==> flow/design.v <==
`timescale 1 ns / 1 ps
`default_nettype none
package bfp_pkg;
  function automatic logic [63:0] byte_reverse(input logic [63:0] din);
    for (int i = 0; i < 8; i++) begin
      byte_reverse[63-8*i-:8] = din[8*i+7-:8];
    end
  endfunction
endpackage
`timescale 1 ns / 1 ps
`default_nettype none
module fifo_srl #(
    parameter int ADDR_WIDTH = 4,
    parameter int DATA_WIDTH = 8
) (
    input logic clk,
    input logic rst,
    input logic  [DATA_WIDTH-1:0] din,
    input logic wr_en,
    output logic full,
    output logic [DATA_WIDTH-1:0] dout,
    output logic empty,
    input logic                   rd_en
);
  localparam int Depth = 2 ** ADDR_WIDTH;
  logic [DATA_WIDTH-1:0] srl   [Depth];
  logic [ADDR_WIDTH-1:0] addr;
  logic                  valid;
  assign full = &addr;
  always_ff @(posedge clk) begin
    if (wr_en && !full) begin
      srl[0] <= din;
      for (int i = 1; i < 16; i++) begin
        srl[i] <= srl[i-1];
      end
    end
  end
  assign dout = srl[addr];
  always_ff @(posedge clk) begin
    if (rst) begin
      addr <= '0;
    end else if (wr_en && ~rd_en && ~&addr && valid) begin
      addr <= addr + 1;
    end else if (rd_en && (&addr || (~wr_en && |addr))) begin
      addr <= addr - 1;
    end
  end
  always_ff @(posedge clk) begin
    if (rst) begin
      valid <= 1'b0;
    end else if (addr == '0 && wr_en) begin
      valid <= 1'b1;
    end else if (addr == '0 && ~wr_en && rd_en) begin
      valid <= 1'b0;
    end
  end
  assign empty = ~valid;
endmodule
`default_nettype wire
`timescale 1 ns / 1 ps
`default_nettype none
module bfp_comp_exp (
    input logic clk,
    input logic rst,
    input logic  [63:0] din_data,
    input logic din_valid,
    input logic din_sync,
    input logic din_last,
    output logic [63:0] dout_data,
    output logic [ 2:0] dout_state,
    output logic dout_valid,
    output logic dout_sync,
    output logic dout_last,
    input logic  [ 3:0] ud_iq_width
);
  function automatic logic [15:0] get_max2(input logic [15:0] din0, input logic [15:0] din1);
    logic [15:0] d0;
    logic [15:0] d1;
    d0 = din0[15] ? ~din0 : din0;
    d1 = din1[15] ? ~din1 : din1;
    get_max2 = d0 > d1 ? d0 : d1;
  endfunction
  function automatic logic [15:0] get_max4(input logic [15:0] din0, input logic [15:0] din1,
                                           input logic [15:0] din2, input logic [15:0] din3);
    logic [15:0] d0;
    logic [15:0] d1;
    d0 = get_max2(din0, din1);
    d1 = get_max2(din2, din3);
    get_max4 = d0 > d1 ? d0 : d1;
  endfunction
  function automatic logic [3:0] get_msb(input logic [15:0] din);
    get_msb = 0;
    for (int i = 1; i < 16; i++) begin
      if (din[i] ^ din[i-1]) get_msb = i;
    end
  endfunction
  function automatic logic [3:0] get_shift(input logic [3:0] msb, input logic [3:0] width);
    get_shift = width == 0 ? 0 : 15 - msb;
    get_shift = get_shift < 16 - width ? get_shift : 16 - width;
  endfunction
  function automatic logic [3:0] get_exp(input logic [3:0] msb, input logic [3:0] width);
    logic [4:0] temp;
    if (width == '0) begin
      temp = '0;
    end else begin
      temp = {1'b0, msb} - width + 1;
    end
    get_exp = temp[4] ? 0 : temp[3:0];
  endfunction
  function automatic logic [15:0] get_mask(input logic [3:0] w);
    logic [15:0] mask;
    case (w)
      0: mask = 16'h0000;
      1: mask = 16'h7FFF;
      2: mask = 16'h3FFF;
      3: mask = 16'h1FFF;
      4: mask = 16'h0FFF;
      5: mask = 16'h07FF;
      6: mask = 16'h03FF;
      7: mask = 16'h01FF;
      8: mask = 16'h00FF;
      9: mask = 16'h007F;
      10: mask = 16'h003F;
      11: mask = 16'h001F;
      12: mask = 16'h000F;
      13: mask = 16'h0007;
      14: mask = 16'h0003;
      default: mask = 16'h0001;
    endcase
    get_mask = mask;
  endfunction
  logic [15:0] data0  [4];
  logic [ 2:0] state0;
  generate
    for (genvar i = 0; i < 4; i++) begin : g_data0
      assign data0[i] = din_data[63-i*16-:16];
    end
  endgenerate
  always_ff @(posedge clk) begin
    if (rst || (din_valid && din_last)) begin
      state0 <= '0;
    end else if (din_valid) begin
      state0 <= state0 == 5 ? 0 : state0 + 1;
    end
  end
  logic [15:0] max1;
  logic [ 2:0] state1;
  logic        valid1;
  logic        last1;
  always_ff @(posedge clk) begin
    max1 <= get_max4(data0[0], data0[1], data0[2], data0[3]);
  end
  always_ff @(posedge clk) begin
    state1 <= state0;
    valid1 <= din_valid;
    last1  <= din_last;
  end
  logic [15:0] max2;
  logic [ 2:0] state2;
  logic [ 3:0] shift2;
  logic [ 3:0] exp2;
  logic        valid2;
  logic        last2;
  always_ff @(posedge clk) begin
    if (valid1) begin
      if (state1 == 0) begin
        max2 <= max1;
      end else begin
        max2 <= get_max2(max1, max2);
      end
    end
  end
  assign shift2 = get_shift(get_msb(max2), ud_iq_width);
  assign exp2   = get_exp(get_msb(max2), ud_iq_width);
  always_ff @(posedge clk) begin
    state2 <= state1;
    valid2 <= valid1;
    last2  <= last1;
  end
  logic [64:0] fifo3;
  logic [15:0] mask3;
  logic [15:0] data3  [4];
  logic [ 3:0] shift3;
  logic [ 3:0] exp3;
  logic [ 2:0] state3;
  logic        empty3;
  logic        valid3;
  logic        sync3;
  logic        last3;
  always_ff @(posedge clk) begin
    mask3 <= get_mask(ud_iq_width) >> 1;
  end
  generate
    for (genvar i = 0; i < 4; i++) begin : g_data3
      assign data3[i] = fifo3[63-i*16-:16];
    end
  endgenerate
  always_ff @(posedge clk) begin
    if (rst || (valid3 && last3)) begin
      state3 <= '0;
    end else if (~empty3 || valid3) begin
      state3 <= state3 == 5 ? 0 : state3 + 1;
    end
  end
  assign valid3 = ~empty3 || state3 > 0;
  always_ff @(posedge clk) begin
    if (rst) begin
      sync3 <= 1'b0;
    end else if (valid3 && last3) begin
      sync3 <= 1'b0;
    end else if (valid3) begin
      sync3 <= 1'b1;
    end
  end
  assign last3 = fifo3[64];
  logic [15:0] mask4;
  logic [15:0] data4  [4];
  logic [ 3:0] exp4;
  logic [ 2:0] state4;
  logic        valid4;
  logic        sync4;
  logic        last4;
  always_ff @(posedge clk) begin
    mask4 <= ~get_mask(ud_iq_width);
  end
  generate
    for (genvar i = 0; i < 4; i++) begin : g_data4
      always_ff @(posedge clk) begin
        data4[i] <= (data3[i] << shift3) | mask3;
      end
    end
  endgenerate
  always_ff @(posedge clk) begin
    exp4   <= exp3;
    state4 <= state3;
    valid4 <= valid3;
    sync4  <= sync3;
    last4  <= last3;
  end
  logic [63:0] data5_or;
  logic [63:0] data5_shift[4];
  logic [15:0] data5      [4];
  logic [ 6:0] shift5     [4];
  logic [ 3:0] exp5;
  logic [ 2:0] state5;
  logic        valid5;
  logic        sync5;
  logic        last5;
  generate
    for (genvar i = 0; i < 4; i++) begin : g_data5
      always_ff @(posedge clk) begin
        if (data4[i] == 16'h7FFF) begin
          data5[i] <= data4[i] & mask4;
        end else begin
          data5[i] <= (data4[i] + 1) & mask4;
        end
      end
      always_comb begin
        data5_shift[i] = {data5[i], 48'b0} >> shift5[i];
      end
    end
  endgenerate
  always_comb begin
    if (state5 == 0) begin
      data5_or = {4'b0, exp5, 56'b0};
    end else begin
      data5_or = 64'b0;
    end
    for (int i = 0; i < 4; i++) begin
      data5_or = data5_or | data5_shift[i];
    end
  end
  generate
    for (genvar i = 0; i < 4; i++) begin : g_shift5
      always_ff @(posedge clk) begin
        if (state4 == 0) begin
          shift5[i] <= i * ud_iq_width + 8;
        end else begin
          shift5[i] <= i * ud_iq_width;
        end
      end
    end
  endgenerate
  always_ff @(posedge clk) begin
    exp5   <= exp4;
    state5 <= state4;
    valid5 <= valid4;
    sync5  <= sync4;
    last5  <= last4;
  end
  always_ff @(posedge clk) begin
    dout_data  <= data5_or;
    dout_state <= state5;
    dout_sync  <= sync5;
    dout_valid <= valid5;
    dout_last  <= last5;
  end
  logic [7:0] exp_fifo_din;
  logic       exp_fifo_wr;
  logic [7:0] exp_fifo_dout;
  logic       exp_fifo_rd;
  assign exp_fifo_din = {shift2, exp2};
  assign exp_fifo_wr  = valid2 && (state2 == 5 || last2);
  assign exp_fifo_rd  = (state3 == 0);
  assign {shift3, exp3} = exp_fifo_dout;
  fifo_srl #(
      .DATA_WIDTH(8)
  ) i_exp_fifo (
      .clk  (clk),
      .rst  (rst),
      .din  (exp_fifo_din),
      .wr_en(exp_fifo_wr),
      .full (   ),
      .dout (exp_fifo_dout),
      .empty(empty3),
      .rd_en(exp_fifo_rd)
  );
  fifo_srl #(
      .DATA_WIDTH(65)
  ) i_data_fifo (
      .clk  (clk),
      .rst  (rst),
      .din  ({din_last, din_data}),
      .wr_en(din_valid),
      .full (   ),
      .dout (fifo3),
      .empty(   ),
      .rd_en(valid3)
  );
endmodule
`default_nettype wire
`timescale 1 ns / 1 ps
`default_nettype none
module bfp_comp_gearbox (
    input logic clk,
    input logic rst,
    input logic  [63:0] din_data,
    input logic  [ 2:0] din_state,
    input logic din_valid,
    input logic din_sync,
    input logic din_last,
    output logic [63:0] m_axis_tdata,
    output logic [ 7:0] m_axis_tkeep,
    output logic m_axis_tvalid,
    output logic m_axis_tlast,
    input logic [3:0] ud_iq_width
);
  logic [63:0] data_shift;
  logic [63:0] data_shift_f;
  logic [63:0] tdata;
  logic [63:0] tdata_f;
  logic [ 4:0] cnt;
  logic [ 4:0] cnt_next;
  logic [ 5:0] shift;
  logic        last_extend;
  assign {data_shift, data_shift_f} = {din_data, 64'b0} >> shift;
  always_ff @(posedge clk) begin
    if (rst) begin
      cnt <= '0;
    end else if (din_valid && din_last && cnt_next > 16) begin
      cnt <= cnt_next;
    end else if (din_valid && din_last) begin
      cnt <= '0;
    end else if (din_valid) begin
      cnt <= cnt_next;
    end else if (last_extend) begin
      cnt <= '0;
    end
  end
  always_comb begin
    if (din_state == 0) begin
      cnt_next = (cnt & 5'h0F) + 2 + ud_iq_width;
    end else begin
      cnt_next = (cnt & 5'h0F) + ud_iq_width;
    end
  end
  assign shift = {cnt[3:0], 2'b0};
  always_ff @(posedge clk) begin
    last_extend <= din_valid && din_last && (cnt_next > 16);
  end
  always_ff @(posedge clk) begin
    if (last_extend) begin
        tdata <= tdata_f | data_shift;
    end else if (din_valid) begin
      if (~din_sync) begin
        tdata <= data_shift;
      end else if (cnt[4]) begin
        tdata <= tdata_f | data_shift;
      end else begin
        tdata <= tdata | data_shift;
      end
    end
  end
  always_ff @(posedge clk) begin
    if (din_valid) begin
      tdata_f <= data_shift_f;
    end
  end
  assign m_axis_tdata  = bfp_pkg::byte_reverse(tdata);
  always_ff @(posedge clk) begin
    if (din_valid && din_last) begin
      m_axis_tvalid <= 1'b1;
    end else if (last_extend) begin
      m_axis_tvalid <= 1'b1;
    end else if (din_valid && cnt_next >= 16) begin
      m_axis_tvalid <= 1'b1;
    end else begin
      m_axis_tvalid <= 1'b0;
    end
  end
  always_ff @(posedge clk) begin
    if (din_valid && din_last && cnt_next <= 16) begin
      m_axis_tlast <= 1'b1;
    end else if (last_extend) begin
      m_axis_tlast <= 1'b1;
    end else if (din_valid) begin
      m_axis_tlast <= 1'b0;
    end
  end
  always_ff @(posedge clk) begin
    if (din_valid && din_last && cnt_next < 16) begin
      m_axis_tkeep <= 8'hFF >> (8 - shift / 8);
    end else if (last_extend) begin
      m_axis_tkeep <= 8'hFF >> (8 - shift / 8);
    end else if (din_valid) begin
      m_axis_tkeep <= 8'hFF;
    end
  end
endmodule
`default_nettype wire
`timescale 1 ns / 1 ps
`default_nettype none
module bfp_comp (
    input logic clk,
    input logic rst,
    input logic  [63:0] s_axis_tdata,
    input logic  [ 7:0] s_axis_tkeep,
    input logic s_axis_tvalid,
    input logic s_axis_tlast,
    input logic  [31:0] s_axis_tuser,
    output logic [63:0] m_axis_tdata,
    output logic [ 7:0] m_axis_tkeep,
    output logic m_axis_tvalid,
    output logic m_axis_tlast,
    output logic [31:0] m_axis_tuser,
    input logic  [ 3:0] ctrl_ud_comp_meth,
    input logic  [ 3:0] ctrl_ud_iq_width
);
  logic [63:0] s_axis_tdata_reversed;
  logic [63:0] data0;
  logic        valid0;
  logic        last0;
  logic [31:0] user0;
  logic        sync0;
  logic [ 3:0] ud_iq_width;
  logic [63:0] d0_data;
  logic [ 2:0] d0_state;
  logic        d0_valid;
  logic        d0_sync;
  logic        d0_last;
  logic [31:0] fifo_din;
  logic        fifo_wr;
  logic [31:0] fifo_dout;
  logic        fifo_rd;
  assign s_axis_tdata_reversed = bfp_pkg::byte_reverse(s_axis_tdata);
  always_ff @(posedge clk) begin
    data0  <= s_axis_tdata_reversed;
    valid0 <= s_axis_tvalid;
    last0  <= s_axis_tlast;
    user0  <= s_axis_tuser;
  end
  always_ff @(posedge clk) begin
    if (rst || (valid0 && last0)) begin
      sync0 <= 1'b0;
    end else if (valid0) begin
      sync0 <= 1'b1;
    end
  end
  assign fifo_din = user0;
  assign fifo_wr  = valid0 && ~sync0;
  assign fifo_rd  = d0_valid & ~d0_sync;
  always_ff @(posedge clk) begin
    if (fifo_rd) begin
      m_axis_tuser <= fifo_dout;
    end
  end
  always_ff @(posedge clk) begin
    if (ctrl_ud_comp_meth == 1) begin
      ud_iq_width <= ctrl_ud_iq_width;
    end else begin
      ud_iq_width <= '0;
    end
  end
  bfp_comp_exp i_exp (
      .clk        (clk),
      .rst        (rst),
      .din_data   (data0),
      .din_valid  (valid0),
      .din_sync   (sync0),
      .din_last   (last0),
      .dout_data  (d0_data),
      .dout_state (d0_state),
      .dout_valid (d0_valid),
      .dout_sync  (d0_sync),
      .dout_last  (d0_last),
      .ud_iq_width(ud_iq_width)
  );
  bfp_comp_gearbox i_gearbox (
      .clk          (clk),
      .rst          (rst),
      .din_data     (d0_data),
      .din_state    (d0_state),
      .din_valid    (d0_valid),
      .din_sync     (d0_sync),
      .din_last     (d0_last),
      .m_axis_tdata (m_axis_tdata),
      .m_axis_tkeep (m_axis_tkeep),
      .m_axis_tvalid(m_axis_tvalid),
      .m_axis_tlast (m_axis_tlast),
      .ud_iq_width  (ud_iq_width)
  );
  fifo_srl #(
      .DATA_WIDTH(32)
  ) i_user_fifo (
      .clk  (clk),
      .rst  (rst),
      .din  (fifo_din),
      .wr_en(fifo_wr),
      .full (   ),
      .dout (fifo_dout),
      .empty(   ),
      .rd_en(fifo_rd)
  );
endmodule
`default_nettype wire
-- From RTL to reports: bfp_comp
The steps from the RTL of bfp_comp to its reports follow in flow order.
Lines are those of the file above, counted from 1.
Operators carry their Yosys type and port widths (W data, S select, Z words).
A cell with - has no value.
- top module: bfp_comp
- clock port: clk
- standard-cell library: sky130hd
- timing corner: tt_025C_1v80

-- Word-level counts
Counts by Yosys on the flattened word-level netlist (proc, flatten, opt, wreduce). Print and check cells are left out. Cells with the same type and inputs are merged into one.
Yosys's memory passes give these memory sizes; they may raise the number of words (mostly to a power of two), join words into wider ones and drop unused or constant bits.
- output and inout port bits at 106
- memory cells at 2
- flip-flop bits (word level) at 2297
- bits of input ports: 116
- noted memory bits (read-only): 480
- noted clocked read ports x word width: 30
- word-level cells at 403
- reductions and logical operators at 75
- noted order comparisons: 10
- noted bitwise operators: 49
- shifts and indexed selects at 10
- noted eq/ne operators: 53
- noted multipliers: 1
- noted mux-type cells: 69
- add/subtract/negate cells: 23
- memories (name ; depth ; bits a word ; read ports ; write ports ; line ; source):
    (no name shown) ; 16 ; 15 ; 1 ; 0 ; 112 ; case (w)
    (no name shown) ; 16 ; 15 ; 1 ; 0 ; 112 ;
- operators by type and width (operator ; count):
    $pmux W65 S16 ; 1
    $pmux W32 S16 ; 1
    $or A64 B64 Y64 ; 5
    $mux W64 ; 4
    $mux W16 ; 15
    $shr A128 B6 Y128 ; 1
    $and A16 B16 Y16 ; 8
    $shr A64 B7 Y64 ; 2
    $pmux W8 S16 ; 1
    $not A16 Y16 ; 7
    $eq A4 B4 Y1 const B ; 24
    $mux W4 ; 19
    $add A16 B1 Y16 const B ; 4
    $eq A16 B15 Y1 const B ; 4
    $or A16 B15 Y16 ; 4
    $gt A16 B16 Y1 ; 4
    $shl A16 B4 Y16 ; 4
    $or A60 B64 Y64 ; 1
    $shr A64 B5 Y64 ; 1
    $shr A64 B6 Y64 ; 1
    $mux W60 ; 1
    $eq A4 B3 Y1 const B ; 12
    $logic_and A1 B1 Y1 ; 36
    $mux W5 ; 7
    $lt A4 B32 Y1 ; 1
    $shr A8 B32 Y8 const A ; 1
    $eq A4 B2 Y1 const B ; 6
    $mux W8 ; 3
Other operator kinds: 39; their cells: 112.

-- Depth
Depth = most cells in a row (Yosys ltp): at word level without a register or memory, in the mapped netlist without a sequential cell, where the memories' decode and read muxes count.
- word-level depth: 20
- ABC_AREA at 1
- noted depth in mapped cells: 28
- depth with buffers taken out: 25

-- Mapped cells and area
Yosys stat after the flow's synthesis: flattened, memories mapped to cells. It holds for the ABC_AREA given above (unset counts as 0); a run with the other value may have another netlist.
- standard cells after synthesis: 8232
- noted buffers: 379
- chip area (Yosys) at 0.0931944 mm²
- mapped flip-flops at 2294
- noted area of sequential cells: 0.0645319 mm²
- cell types (cell ; count ; total area (µm²)):
    sky130_fd_sc_hd__edfxtp_1 ; 1859 ; 5.58E+04
    sky130_fd_sc_hd__nand2_1 ; 2343 ; 8.79E+03
    sky130_fd_sc_hd__dfxtp_1 ; 435 ; 8.71E+03
    sky130_fd_sc_hd__nand3_1 ; 589 ; 2.95E+03
    sky130_fd_sc_hd__o21ai_0 ; 473 ; 2367.27
    sky130_fd_sc_hd__nor2_1 ; 439 ; 1647.83
    sky130_fd_sc_hd__inv_1 ; 419 ; 1.57E+03
    sky130_fd_sc_hd__ha_1 ; 113 ; 1.41E+03
    sky130_fd_sc_hd__nand4_1 ; 205 ; 1282.48
    sky130_fd_sc_hd__clkbuf_1 ; 271 ; 1.02E+03
    sky130_fd_sc_hd__a22o_1 ; 106 ; 928.39
    sky130_fd_sc_hd__a221oi_1 ; 104 ; 910.874
    sky130_fd_sc_hd__a21oi_1 ; 156 ; 780.749
    sky130_fd_sc_hd__xnor2_1 ; 59 ; 516.746
    sky130_fd_sc_hd__a22oi_1 ; 58 ; 435.418
    sky130_fd_sc_hd__nor3_1 ; 85 ; 425.408
    sky130_fd_sc_hd__a211oi_1 ; 44 ; 330.317
    sky130_fd_sc_hd__xor2_1 ; 33 ; 289.027
Not listed: further types 53, cells in them 441.

-- Timing after synthesis
Source: OpenSTA report_checks on the synthesized netlist (no wires, ideal clock, input and output delay 20% of the period each), path of least setup slack; recovery checks are left aside. Register names are those of the netlist, which keeps one name where synthesis merged equal registers.
- path kind: register to register
- start point: register i_exp.i_data_fifo.addr[1]
- end point: register i_exp.i_data_fifo.addr[3]
- data arrival time at 23.281 ns
- period: 8.138 ns
- noted path buffers: 0
- data required time: 8.064 ns
- noted stages on the path: 9
- setup time: 0.074 ns
- path delay at 23.355 ns
- launch time at the first pin: 0.000 ns
- path slack: -15.217 ns
- noted synthesis period reached: 23.355 ns
"path delay" is the arrival time less input delay plus setup time.
"stages on the path" counts driving pins, that of a launching flip-flop among them; a cell with two outputs on the path counts twice.
"synthesis period reached" is the clock period less the worst setup slack; recovery checks do not enter. This is arithmetic on one report: input and output delays are still those of the set period (20% each).
Between the ends stands the longest chain of elaborated cells between them, by number of cells; it is not shown to be the way that was timed. Of several equally long chains one is given.
A line is the first line of the expression or statement that the cell stems from. Yosys adds cells for indexed reads and writes and turns some case tables into memories.
At most two assigning lines are given for a register; there are more.
- cells stage by stage: sky130_fd_sc_hd__dfxtp_1 sky130_fd_sc_hd__ha_1 sky130_fd_sc_hd__nand3_1 sky130_fd_sc_hd__nand2_1 sky130_fd_sc_hd__inv_1 sky130_fd_sc_hd__nor3_1 sky130_fd_sc_hd__a31oi_1 sky130_fd_sc_hd__o21ai_0 sky130_fd_sc_hd__a21oi_1
- length of the longest elaborated chain: 6
- elaborated cells between the ends (all ways) at 13
- classes of those cells: 2 x add/sub; 2 x mux; 9 x reduce/logical
- RTL lines, path after synthesis (element ; line ; source):
    start: declaration ; 27 ; logic [ADDR_WIDTH-1:0] addr;
    start: assignment ; 43 ; addr <= addr + 1;
    start: assignment ; 45 ; addr <= addr - 1;
    $reduce_or A4 Y1 ; 44 ; end else if (rd_en && (&addr || (~wr_en && |addr))) begin
    $logic_and A1 B1 Y1 ; 44 ;
    $logic_or A1 B1 Y1 ; 44 ;
    $logic_and A1 B1 Y1 ; 44 ;
    $mux W4 ; 44 ;
    $mux W4 ; 42 ; end else if (wr_en && ~rd_en && ~&addr && valid) begin
    end: assignment ; 43 ;
    end: assignment ; 45 ;
    end: declaration ; 27 ;

-- Worst path after layout
Path of least setup slack in the final report of run A (OpenROAD, finished layout, wires in). Where an end is a register, its clock arrival counts in the times.
- path kind: register to register
- start point: register data0[31]
- end point: register i_exp.max1[10]
- period: 8.138 ns
- data required time: 8.95 ns
- setup time: 0.09 ns
- data arrival time at 7.24 ns
- launch time at the first pin: 0.90 ns
- path slack: 1.71 ns
- noted path buffers: 4
- noted stages on the path: 27
Between the ends stands the longest chain of elaborated cells between them, by number of cells; it is not shown to be the way that was timed. Of several equally long chains one is given.
- cells stage by stage: sky130_fd_sc_hd__dfxtp_1 sky130_fd_sc_hd__clkbuf_1 sky130_fd_sc_hd__clkbuf_1 sky130_fd_sc_hd__xnor2_1 sky130_fd_sc_hd__inv_1 sky130_fd_sc_hd__ha_1 sky130_fd_sc_hd__a21oi_1 sky130_fd_sc_hd__nor2_1 sky130_fd_sc_hd__a211oi_1 sky130_fd_sc_hd__nor2_1 sky130_fd_sc_hd__nor2_1 sky130_fd_sc_hd__nand3_1 sky130_fd_sc_hd__nand2_1 sky130_fd_sc_hd__clkbuf_1 sky130_fd_sc_hd__nand2_1 sky130_fd_sc_hd__nand2_1 sky130_fd_sc_hd__ha_1 sky130_fd_sc_hd__inv_1 sky130_fd_sc_hd__o21bai_1 sky130_fd_sc_hd__a221oi_1 sky130_fd_sc_hd__nor2_1 sky130_fd_sc_hd__o21bai_1 sky130_fd_sc_hd__nand3_1 sky130_fd_sc_hd__o21ai_1 sky130_fd_sc_hd__clkbuf_1 sky130_fd_sc_hd__nand3_1 sky130_fd_sc_hd__nand2_1
- length of the longest elaborated chain: 6
- elaborated cells between the ends (all ways) at 6
- noted RTL lines with such cells: 3
- classes of those cells: 2 x compare; 3 x mux; 1 x logic
- RTL lines, path post-layout (element ; line ; source):
    start: declaration ; 450 ; logic [63:0] data0;
    start: assignment ; 467 ; data0  <= s_axis_tdata_reversed;
    $not A16 Y16 ; 79 ; d0 = din0[15] ? ~din0 : din0;
    $mux W16 ; 79 ;
    $gt A16 B16 Y1 ; 81 ; get_max2 = d0 > d1 ? d0 : d1;
    $mux W16 ; 81 ;
    $gt A16 B16 Y1 ; 89 ; get_max4 = d0 > d1 ? d0 : d1;
    $mux W16 ; 89 ;
    end: assignment ; 151 ; max1 <= get_max4(data0[0], data0[1], data0[2], data0[3]);
    end: declaration ; 146 ; logic [15:0] max1;

Subject: bfp_comp on sky130hd, stored results

Hello all,

bfp_comp through Yosys and OpenROAD on sky130hd: 2 stored runs, unordered, with their settings and measured results. The constraints put input and output delay at 20% of the set period each and load the outputs with 0.01 pF.
"achieved period": clock period set for the run, less the worst setup slack. It is reckoned from that one timing run; input and output delays stay at 20% of the period that was set.
"time used up by the worst setup path" is the time allowed to the run's worst setup path (the clock period less input and output delay, where it has them) less its slack. Clock arrival times count: a late capture clock shortens it, a late launch clock lengthens it.
"total power after layout": no workload was simulated; the value follows from the tool's default switching activity.

Run A

==> flow/run.sh <==
#!/bin/bash
# the make line also repeats the synthesis and layout settings of config.mk as NAME=value (left out here)
make -C /OpenROAD-flow-scripts/flow DESIGN_CONFIG=/design/flow/config.mk WORK_HOME=/design/flow/orfs CLKGATE_MAP_FILE= finish
==> flow/config.mk <==
export PLATFORM = sky130hd
export DESIGN_NAME = bfp_comp
export DESIGN_NICKNAME = bfp_comp
export VERILOG_FILES = /design/flow/design.v
export SDC_FILE = /design/flow/constraint.sdc
export NUM_CORES = 4
export LEC_CHECK = 0
export ABC_AREA = 1
export CAP_MARGIN = 40
export CELL_PAD_IN_SITES_GLOBAL_PLACEMENT = 3
export CORE_ASPECT_RATIO = 1.12
export CORE_MARGIN = 9
export CORE_UTILIZATION = 22
export CTS_CLUSTER_DIAMETER = 155
export GPL_TIMING_DRIVEN = 0
export HOLD_SLACK_MARGIN = 0.3
export MAX_ROUTING_LAYER = met4
export SETUP_SLACK_MARGIN = -0.55
export SLEW_MARGIN = 15
==> flow/constraint.sdc <==
create_clock -name core_clock -period 8.138 [get_ports {clk}]
set_input_delay 1.6276 -clock core_clock [delete_from_list [all_inputs] [get_ports {clk}]]
set_output_delay 1.6276 -clock core_clock [all_outputs]
set_load 0.01 [all_outputs]

Measured in run A:
- chip area in the Yosys report: 0.0931944 mm²
- noted the die size: 0.447404 mm²
- standard-cell area after layout at 0.114122 mm²
- noted the utilization after routing: 27.1%
- noted the worst setup slack after layout: 1.705 ns
- total negative setup slack at 0.000 ns
- worst hold slack after layout at 0.322 ns
- total power after layout: 42670 µW
- achieved period: 6.433 ns
- time used up by the worst setup path: 6.43 ns
- worst setup path kind: register to register

Run B

==> flow/run.sh <==
#!/bin/bash
# the make line also repeats the synthesis and layout settings of config.mk as NAME=value (left out here)
make -C /OpenROAD-flow-scripts/flow DESIGN_CONFIG=/design/flow/config.mk WORK_HOME=/design/flow/orfs CLKGATE_MAP_FILE= finish
==> flow/config.mk <==
export PLATFORM = sky130hd
export DESIGN_NAME = bfp_comp
export DESIGN_NICKNAME = bfp_comp
export VERILOG_FILES = /design/flow/design.v
export SDC_FILE = /design/flow/constraint.sdc
export NUM_CORES = 4
export LEC_CHECK = 0
export ABC_AREA = 1
export CAP_MARGIN = 20
export CELL_PAD_IN_SITES_DETAIL_PLACEMENT = 2
export CORE_ASPECT_RATIO = 1.1
export CORE_MARGIN = 5
export CORE_UTILIZATION = 32
export CTS_CLUSTER_DIAMETER = 230
export MAX_ROUTING_LAYER = met5
export PLACE_DENSITY = 0.6
export SLEW_MARGIN = 20
==> flow/constraint.sdc <==
create_clock -name core_clock -period 7.74 [get_ports {clk}]
set_input_delay 1.5480 -clock core_clock [delete_from_list [all_inputs] [get_ports {clk}]]
set_output_delay 1.5480 -clock core_clock [all_outputs]
set_load 0.01 [all_outputs]

Measured in run B:
- chip area in the Yosys report: 0.0931944 mm²
- noted the die size: 0.302138 mm²
- standard-cell area after layout at 0.107895 mm²
- noted the utilization after routing: 37.3%
- noted the worst setup slack after layout: 1.741 ns
- total negative setup slack at 0.000 ns
- worst hold slack after layout at 0.324 ns
- total power after layout: 43448 µW
- achieved period: 5.999 ns
- time used up by the worst setup path: 6.00 ns
- worst setup path kind: register to register

Thanks
